==> flow/design.v <==
module floating_Mult(
    input               clk, 
    input               rst,
    input       [31:0]  OperandA,
    input       [31:0]  OperandB,
    input               in_valid,
    output              zero_exponent,  
    output              Exception,  
    output              NaN,  
    output reg          out_valid,
    output reg  [31:0]  out
);
    reg sign_out;
    reg normalize;  
    reg [7:0] Exponent_out;
    reg [22:0] Mantissa_out;
    reg [23:0] OperandA_reg, OperandB_reg;  
    reg [47:0] Mantissa_product;
    localparam BIAS = 127;
    always @(*) begin
        out = 32'b0;
        out_valid = 1'b0;
        sign_out = 1'b0;
        normalize = 1'b0;
        Exponent_out = 8'b0;
        Mantissa_out = 23'b0;
        OperandA_reg = 24'b0;
        OperandB_reg = 24'b0;
        Mantissa_product = 48'b0;
        if(~rst) begin
            out = 32'b0;
            out_valid = 1'b0;
        end
        else if(in_valid) begin 
            sign_out = OperandA[31] ^ OperandB[31];
       		OperandA_reg = (|OperandA[30:23]) ? {1'b1, OperandA[22:0]} : {1'b0, OperandA[22:0]};
            OperandB_reg = (|OperandB[30:23]) ? {1'b1, OperandB[22:0]} : {1'b0, OperandB[22:0]};
            Mantissa_product = OperandA_reg * OperandB_reg;
            normalize = Mantissa_product[47];  
            if(~normalize && ~zero_exponent) begin
      			Mantissa_product = Mantissa_product << 1 ;
      			Mantissa_out = Mantissa_product[46:24] + Mantissa_product[23] ;  
      			normalize = Mantissa_product[47];
      			Exponent_out = (OperandA[30:23] + OperandB[30:23] - BIAS);
    		end
  			else begin
  				Mantissa_out = Mantissa_product [46:24];  
  				Exponent_out = (OperandA[30:23] + OperandB[30:23] - BIAS) + normalize;
  			end
            if (zero_exponent) begin
                out = 32'b0;
                out_valid = 1'b1;
            end
            else if(NaN) begin
                out = {sign_out,8'b1111_1111, 23'b111_1111_1111_1111_1111_1111};
                out_valid = 1'b1;
            end
            else if(Exception) begin
                out = {sign_out,8'b1111_1111,23'b0};
                out_valid = 1'b1;
            end
            else if (normalize) begin
                out = {sign_out, Exponent_out, Mantissa_out};
                out_valid = 1'b1;
            end
        end
        else begin  
            out = 32'b0;
            out_valid = 1'b0;
        end
    end
    assign Exception = ( ( (&OperandA[30:23]) && (OperandA[22:0] == 0) )   || ( (&OperandB[30:23]) && (OperandB[22:0] == 0) ) ) ? 1'b1 : 1'b0;
    assign zero_exponent = ((OperandA[30:23] == 0) | (OperandB[30:23] == 0)) ? 1'b1 : 1'b0;
    assign NaN =( ( (OperandA[30:23] == 8'b1111_1111) && (OperandA [22:0] != 23'b0) ) || ( (OperandB[30:23] == 8'b1111_1111) && (OperandB [22:0] != 23'b0) ) ) ? 1 : 0; 
endmodule
module Adder(
    input               clk,
    input               rst,
    input       [31:0]  OperandA,
    input       [31:0]  OperandB,
    input               in_valid,
    output              Exception,  
    output              zero_exponent,
    output              NaN,
    output reg out_valid,
output reg [31:0] out
    );
reg signA;
reg [23:0] mantissaA;
reg [7:0] expA;
reg signB;
reg [23:0] mantissaB;
reg [7:0] expB, expB_new;
reg [24:0] mantissa_sum;
reg [23:0] mantissaB_shift;
reg sign_out;
reg [7:0] exp_out;
reg [22:0] mantissa_out;
reg [8:0] Diff_exponent;  
integer norm_i;
always @(*) begin
    out = 32'b0;
    out_valid = 1'b0;
    expB_new = 8'b0;
    mantissa_sum = 25'b0;
    mantissaB_shift = 24'b0;
    sign_out = 1'b0;
    exp_out = 8'b0;
    mantissa_out = 23'b0;
    Diff_exponent = 9'b0;
    signA = OperandA [31];
    expA = OperandA [30:23];
    mantissaA = (|OperandA[30:23]) ? {1'b1, OperandA[22:0]} : {1'b0, OperandA[22:0]};
    signB = OperandB [31];
    expB = OperandB [30:23];
    mantissaB = (|OperandB[30:23]) ? {1'b1, OperandB[22:0]} : {1'b0, OperandB[22:0]};
    if (~rst) begin
        out = 32'b0;
        out_valid = 1'b0;
    end
    else if(in_valid) begin
       if (expA < expB) begin
            {signA, expA, mantissaA, signB, expB, mantissaB} = {signB, expB, mantissaB, signA, expA, mantissaA};
        end
        Diff_exponent = expA - expB ;
        expB_new = expB + Diff_exponent ;
        mantissaB_shift = (Diff_exponent > 0) ? mantissaB >> Diff_exponent : mantissaB ;
        exp_out = expA;
        if(signA == signB) begin
            mantissa_sum = mantissaA + mantissaB_shift;
            sign_out = signA;
        end
        else begin
        if(mantissaA >= mantissaB_shift) begin
            mantissa_sum = mantissaA - mantissaB_shift;
            sign_out = signA;
        end
        else begin
            mantissa_sum = mantissaB_shift - mantissaA;
            sign_out = signB ;
        end
        end
        if(mantissa_sum[24]) begin
            mantissa_sum = mantissa_sum >> 1;  
            exp_out = exp_out + 1 ;
        end 
        for (norm_i = 0; norm_i < 24; norm_i = norm_i + 1)
            if (~ mantissa_sum[23] & (|mantissa_sum) )
            begin
            mantissa_sum = mantissa_sum << 1;
            exp_out = exp_out - 1;
            end
        mantissa_out = mantissa_sum[22:0];
         if(NaN) begin
            out = {sign_out,8'b1111_1111, 23'b111_1111_1111_1111_1111_1111};
            out_valid = 1'b1;
        end
        else if(Exception) begin
            out = {sign_out,8'b1111_1111,23'b0};
            out_valid = 1'b1;
        end
        else begin
            out = {sign_out, exp_out, mantissa_out};
            out_valid = 1'b1;
        end
    end
    else begin
        out_valid = 1'b0;
    end
end
assign NaN =( ( (OperandA[30:23] == 8'b1111_1111) && (OperandA [22:0] != 23'b0) ) || ( (OperandB[30:23] == 8'b1111_1111) && (OperandB [22:0] != 23'b0) ) ) ? 1 : 0;
assign Exception = ( ( (&OperandA[30:23]) && (OperandA[22:0] == 0) )   || ( (&OperandB[30:23]) && (OperandB[22:0] == 0) ) ) ? 1'b1 : 1'b0;
endmodule 
module Accumulator(
    input               clk, 
    input               rst,
    input    [31:0]     IN1,
    input               in_valid,
    input [7:0]         kernel_size,
    output reg [31:0]   Accumulator,
    output reg              output_valid
    );
wire [31:0] out;
wire [15:0] counter_tmp;
reg  [15:0] counter ;
assign counter_tmp = kernel_size*kernel_size;
always @(posedge clk or negedge rst) begin
    if(~rst) begin
        Accumulator <= 0;
        output_valid <= 0;
        counter <= 0;
    end
    else if (in_valid) begin
      counter <= counter + 1 ;
        if (counter == counter_tmp-1)
          begin
            counter <= 0;
            output_valid <= 1;
            Accumulator <= (counter == 0) ? IN1 : out;  
          end
        else if (counter == 0)begin
          Accumulator <= IN1;  
          output_valid <= 0;
        end
       else
         begin
        Accumulator <= out;
        output_valid <= 0;
         end
    end
    else begin
      Accumulator <= Accumulator;  
      output_valid <= 0;
      end
end
        Adder add_inst(
            .clk(clk),
            .rst(rst),
            .OperandA(IN1),
            .OperandB(Accumulator),
            .in_valid(in_valid),
            .Exception(),
            .zero_exponent(),
            .NaN(),
            .out_valid(),
            .out(out)
        );
endmodule 
module conv_mac (
    input         clk,
    input         rst,           
    input         in_valid,
    input  [31:0] OperandA,      
    input  [31:0] OperandB,      
    input  [7:0]  kernel_size,
    output        out_valid,
    output [31:0] result
);
wire        acc_en;
wire [31:0] mult_result;
floating_Mult multiplier(
    .clk(clk),
    .rst(rst),
    .OperandA(OperandA),
    .OperandB(OperandB),
    .in_valid(in_valid),
    .zero_exponent(),
    .Exception(),
    .NaN(),
    .out_valid(acc_en),
    .out(mult_result)
);
Accumulator accumulator(
    .clk(clk),
    .rst(rst),
    .IN1(mult_result),
    .in_valid(acc_en),
    .Accumulator(result),
    .output_valid(out_valid),
    .kernel_size(kernel_size)
);
endmodule
# == Tool chain data of conv_mac ==
# Tool output for the design above, in the order of the flow.
# Line numbers count from 1 in the design file above.
# Operators carry their Yosys type and port widths (W data, S select, Z words).
# Library cell names are shortened.
# Not given: -
# design
design,conv_mac
clock,clk
library,sky130hd
pvt_corner,tt_025C_1v80

# == Word level ==
# Yosys after proc, flatten, opt, wreduce and memory -nomap, before mapping. Memory bits, and registers merged into a memory's read port (data or address), are not among the register bits. Print and check cells are not counted. Equal cells are merged and count once.
# word_totals
reg_bits,49
in_bits,75
output_inout_bits,33
wordCells,362
# op_classes
addsub,35
n_mul,2
n_cmp,3
eq_ne,6
shift,1
muxes,204
bitwise,52
n_reduce_logical,56
# ops
operator,n
$mux W25,75
$mul A24 B24 Y48,1
$mux W8,80
$reduce_or A25 Y1,24
$mux W24,12
$mux W32,8
$sub A8 B1 Y8 const B,24
$mul A8 B8 Y16,1
$logic_not A23 Y1,4
$reduce_bool A23 Y1,4
$mux W31,2
$sub A24 B24 Y25,2
$mux W23,2
$eq A16 B32 Y1,1
$eq A8 B8 Y1 const B,4
$reduce_and A8 Y1,4
$reduce_or A8 Y1,4
$not A1 Y1,26
$add A24 B24 Y25,1
$and A1 B1 Y1,24
$ge A24 B24 Y1,1
$shr A24 B9 Y24,1
$mux W1,24
$add A23 B1 Y23,1
$sub A16 B1 Y17 const B,1
$add A16 B1 Y16 const B,1
$logic_not A16 Y1,1
$logic_not A8 Y1,2
# Not listed: further kinds 13, cells in them 24.

# == Depth ==
# Yosys ltp: most cells in a row. Word level: on the elaborated netlist, between registers, memories and ports. Mapped: between sequential cells and ports; inverters and the memories' decode and read muxes count.
# depth
depth_word,151
abc_area,1
mapped_depth,244

# == Netlist ==
# The flow's flattened synthesis, as Yosys stat reports it; memories are mapped. The netlist is that of the ABC_AREA named above (0 if unset); the other value can give another one.
# The area totals of this step are shown rounded.
# mapped
cells,7272
mapped_area_um2,44000
seqArea_um2,1200
flip_flops,49
n_buf,287
# types
cell_type,n,area_total_um2
fa_1,515,1.03E+04
nand2_1,2195,8.24E+03
inv_1,1403,5.27E+03
ha_1,330,4128.96
nand3_1,509,2.55E+03
nor2_1,673,2.53E+03
xor2_1,171,1.5E+03
o21ai_0,257,1.29E+03
dfrtp_1,49,1.23E+03
a21oi_1,180,900.864
clkbuf_1,210,788.256
xnor2_1,60,525.504
nand4_1,83,519.248
nor3_1,60,300.288
buf_6,25,281.52
nand2_2,44,275.264
nor4_1,40,250.24
a31oi_1,38,237.728
# Not listed: further types 49, cells in them 430.

# == Timing after synthesis ==
# Source: OpenSTA report_checks on the synthesized netlist (no wires, ideal clock, input and output delay 20% of the period each), path of least setup slack; recovery checks are left aside. Register names are those of the netlist, which keeps one name where synthesis merged equal registers.
# synth_path
path_type,input to register
start,in OperandB[28]
end,reg accumulator.Accumulator[29]
period_ps,44000
in_delay_ps,8800
setup_ps,120
t_first_pin_ps,8800
arrival_time_ps,36074
required_time_ps,43880
slack_ps,7806
delay_ps,27394
path_stages,214
path_buffers,20
period_less_setup_slack_ps,36194
# "delay_ps" is the arrival time less input delay plus setup time.
# "path_stages": output pins that drive a net of the path, with the launching flip-flop's if there is one; two outputs of one cell count as two.
# "period_less_setup_slack_ps" = period - worst setup slack (recovery checks aside). The figure is calculated, with input and output delays left at 20% of the set period.
# The rows between start and end are the longest chain of elaborated cells between them; the timing report does not say that the signal goes this way. Where chains are equally long, one stands for them.
# A line is the first line of the expression or statement that the cell stems from. Yosys adds cells for indexed reads and writes and turns some case tables into memories.
# A register here has more assigning lines than the two given.
# synth_between
cell_sequence,or4_1 -> nor2_1 -> clkbuf_1 -> inv_1 -> clkbuf_1 -> nand2_1 -> fa_1 -> fa_1 -> fa_1 -> inv_1 -> fa_1 -> inv_1 -> fa_1 -> fa_1 -> inv_1 -> fa_1 -> ha_1 -> nand2_1 -> (+178 left out) -> nand2_1 -> nand2_1 -> ha_1 -> inv_1 -> o21ai_0 -> ha_1 -> inv_1 -> nor2_1 -> a21oi_1 -> inv_1 -> ha_1 -> nand4_1 -> nor2_1 -> nand3_1 -> xor2_1 -> nand2_1 -> nand2_1 -> a21oi_2
elab_chain_cells,151
# synth_lines
element,line_no,rtl
"start, declared",234,"input  [31:0] OperandB,"
$reduce_or A8 Y1,37,"OperandB_reg = (|OperandB[30:23]) ? {1'b1, OperandB[22:0]} : {1'b0, OperandB[22:0]};"
$mux W24,37,
$mul A24 B24 Y48,38,
$not A1 Y1,40,if(~normalize && ~zero_exponent) begin
$logic_and A1 B1 Y1,40,
$mux W1,40,
$mux W1,34,else if(in_valid) begin
(+137 left out),-,
$not A1 Y1,148,if (~ mantissa_sum[23] & (|mantissa_sum) )
$and A1 B1 Y1,148,
$mux W8,148,
$mux W31,158,else if(Exception) begin
$mux W31,154,if(NaN) begin
$mux W32,117,if (~rst) begin
$mux W32,201,else if (counter == 0)begin
"end, assigned",199,Accumulator <= (counter == 0) ? IN1 : out;
"end, assigned",207,Accumulator <= out;
"end, declared",180,"output reg [31:0]   Accumulator,"

# == Timing after layout ==
# Path of least setup slack in the final report of flow run 1 (OpenROAD, finished layout, wires in). Where an end is a register, its clock arrival counts in the times.
# The report prints the path's times to 10 ps; the period is as set.
# layout_path
path_type,input to register
start,in OperandA[9]
end,reg accumulator.Accumulator[27]
period_ps,48100
in_delay_ps,9620
setup_ps,120
t_first_pin_ps,9620
arrival_time_ps,45300
required_time_ps,48290
slack_ps,2990
path_stages,201
path_buffers,3
# The rows between start and end are the longest chain of elaborated cells between them; the timing report does not say that the signal goes this way. Where chains are equally long, one stands for them.
# A register here has more assigning lines than the two given.
# layout_between
cell_sequence,clkdlybuf4s50_1 -> buf_4 -> nand2_1 -> fa_1 -> inv_1 -> fa_1 -> inv_1 -> fa_1 -> fa_1 -> inv_1 -> fa_1 -> inv_1 -> fa_1 -> inv_1 -> fa_1 -> ha_1 -> nand2_1 -> nor2_1 -> (+165 left out) -> ha_1 -> nand2_1 -> nand2_1 -> ha_1 -> inv_1 -> o21ai_1 -> ha_1 -> inv_1 -> nor2_1 -> a21oi_1 -> inv_1 -> ha_1 -> nand4_1 -> nor2_1 -> xnor2_1 -> nand2_1 -> a21oi_1 -> a21oi_1
elab_chain_cells,150
# layout_lines
element,line_no,rtl
"start, declared",233,"input  [31:0] OperandA,"
$mux W24,36,"OperandA_reg = (|OperandA[30:23]) ? {1'b1, OperandA[22:0]} : {1'b0, OperandA[22:0]};"
$mul A24 B24 Y48,38,
$not A1 Y1,40,if(~normalize && ~zero_exponent) begin
$logic_and A1 B1 Y1,40,
$mux W1,40,
$mux W1,34,else if(in_valid) begin
$mux W1,30,if(~rst) begin
(+136 left out),-,
$not A1 Y1,148,if (~ mantissa_sum[23] & (|mantissa_sum) )
$and A1 B1 Y1,148,
$mux W8,148,
$mux W31,158,else if(Exception) begin
$mux W31,154,if(NaN) begin
$mux W32,117,if (~rst) begin
$mux W32,201,else if (counter == 0)begin
"end, assigned",199,Accumulator <= (counter == 0) ? IN1 : out;
"end, assigned",207,Accumulator <= out;
"end, declared",180,"output reg [31:0]   Accumulator,"

# Design conv_mac on sky130hd. What follows are 4 stored runs of the flow, each under its own settings; their order means nothing. The constraints put input and output delay at 20% of the set period each and load the outputs with 0.01 pF.
# "achieved_clock_period_ps": clock period set for the run, less the worst setup slack. It is reckoned from that one timing run; input and output delays stay at 20% of the period that was set.
# "critical_path_time_ps" means the part of the period allowed to the worst setup path (the constraints hold back 20% at inputs and 20% at outputs) less its slack; where the path has registers, the arrival times of their clocks count too.
# "critical_path_time_ps" is known to 10 ps.
# Values from the reports are rounded here.
# Among the settings, n/a means not set for that run.
# Among the results, n/a means that no value is shown for the run.
stored run,ABC_AREA,CAP_MARGIN,CELL_PAD_IN_SITES_GLOBAL_PLACEMENT,CORE_MARGIN,HOLD_SLACK_MARGIN,TNS_END_PERCENT,period_ns,CORE_UTILIZATION,SLEW_MARGIN,CELL_PAD_IN_SITES_DETAIL_PLACEMENT,CTS_CLUSTER_DIAMETER,MIN_ROUTING_LAYER,PLACE_DENSITY_LB_ADDON,GPL_TIMING_DRIVEN,CORE_ASPECT_RATIO,CTS_CLUSTER_SIZE,MAX_ROUTING_LAYER,synthArea_um2,post_route_util_frac,critical_path_time_ps,critical_path_kind,worst_setup_slack_ps,achieved_clock_period_ps,final_cell_area_um2,final_die_area_um2,timing.hold.ws_ps
flow run 1,1,35,2,3,0.29,25,48.1,40,20,n/a,n/a,n/a,n/a,n/a,n/a,n/a,n/a,44000,0.43,35490,input to register,3000,45107,47000,110000,600
flow run 2,n/a,25,n/a,2,n/a,95,77.0,31,20,0,120,met2,0.19,n/a,n/a,n/a,n/a,43000,0.33,36350,input to register,25000,51750,46000,140000,600
flow run 3,1,35,2,10,0.29,25,33.9,40,20,n/a,n/a,n/a,n/a,0,n/a,n/a,n/a,44000,0.49,29090,input to register,-2000,35873,54000,120000,630
flow run 4,0,15,2,6,n/a,n/a,64.1,21,20,1,225,met2,0.24,0,0.6,37,met4,n/a,n/a,n/a,n/a,n/a,n/a,n/a,n/a,n/a
# Flow run 4: stopped before the end: routing reported GRT-0116
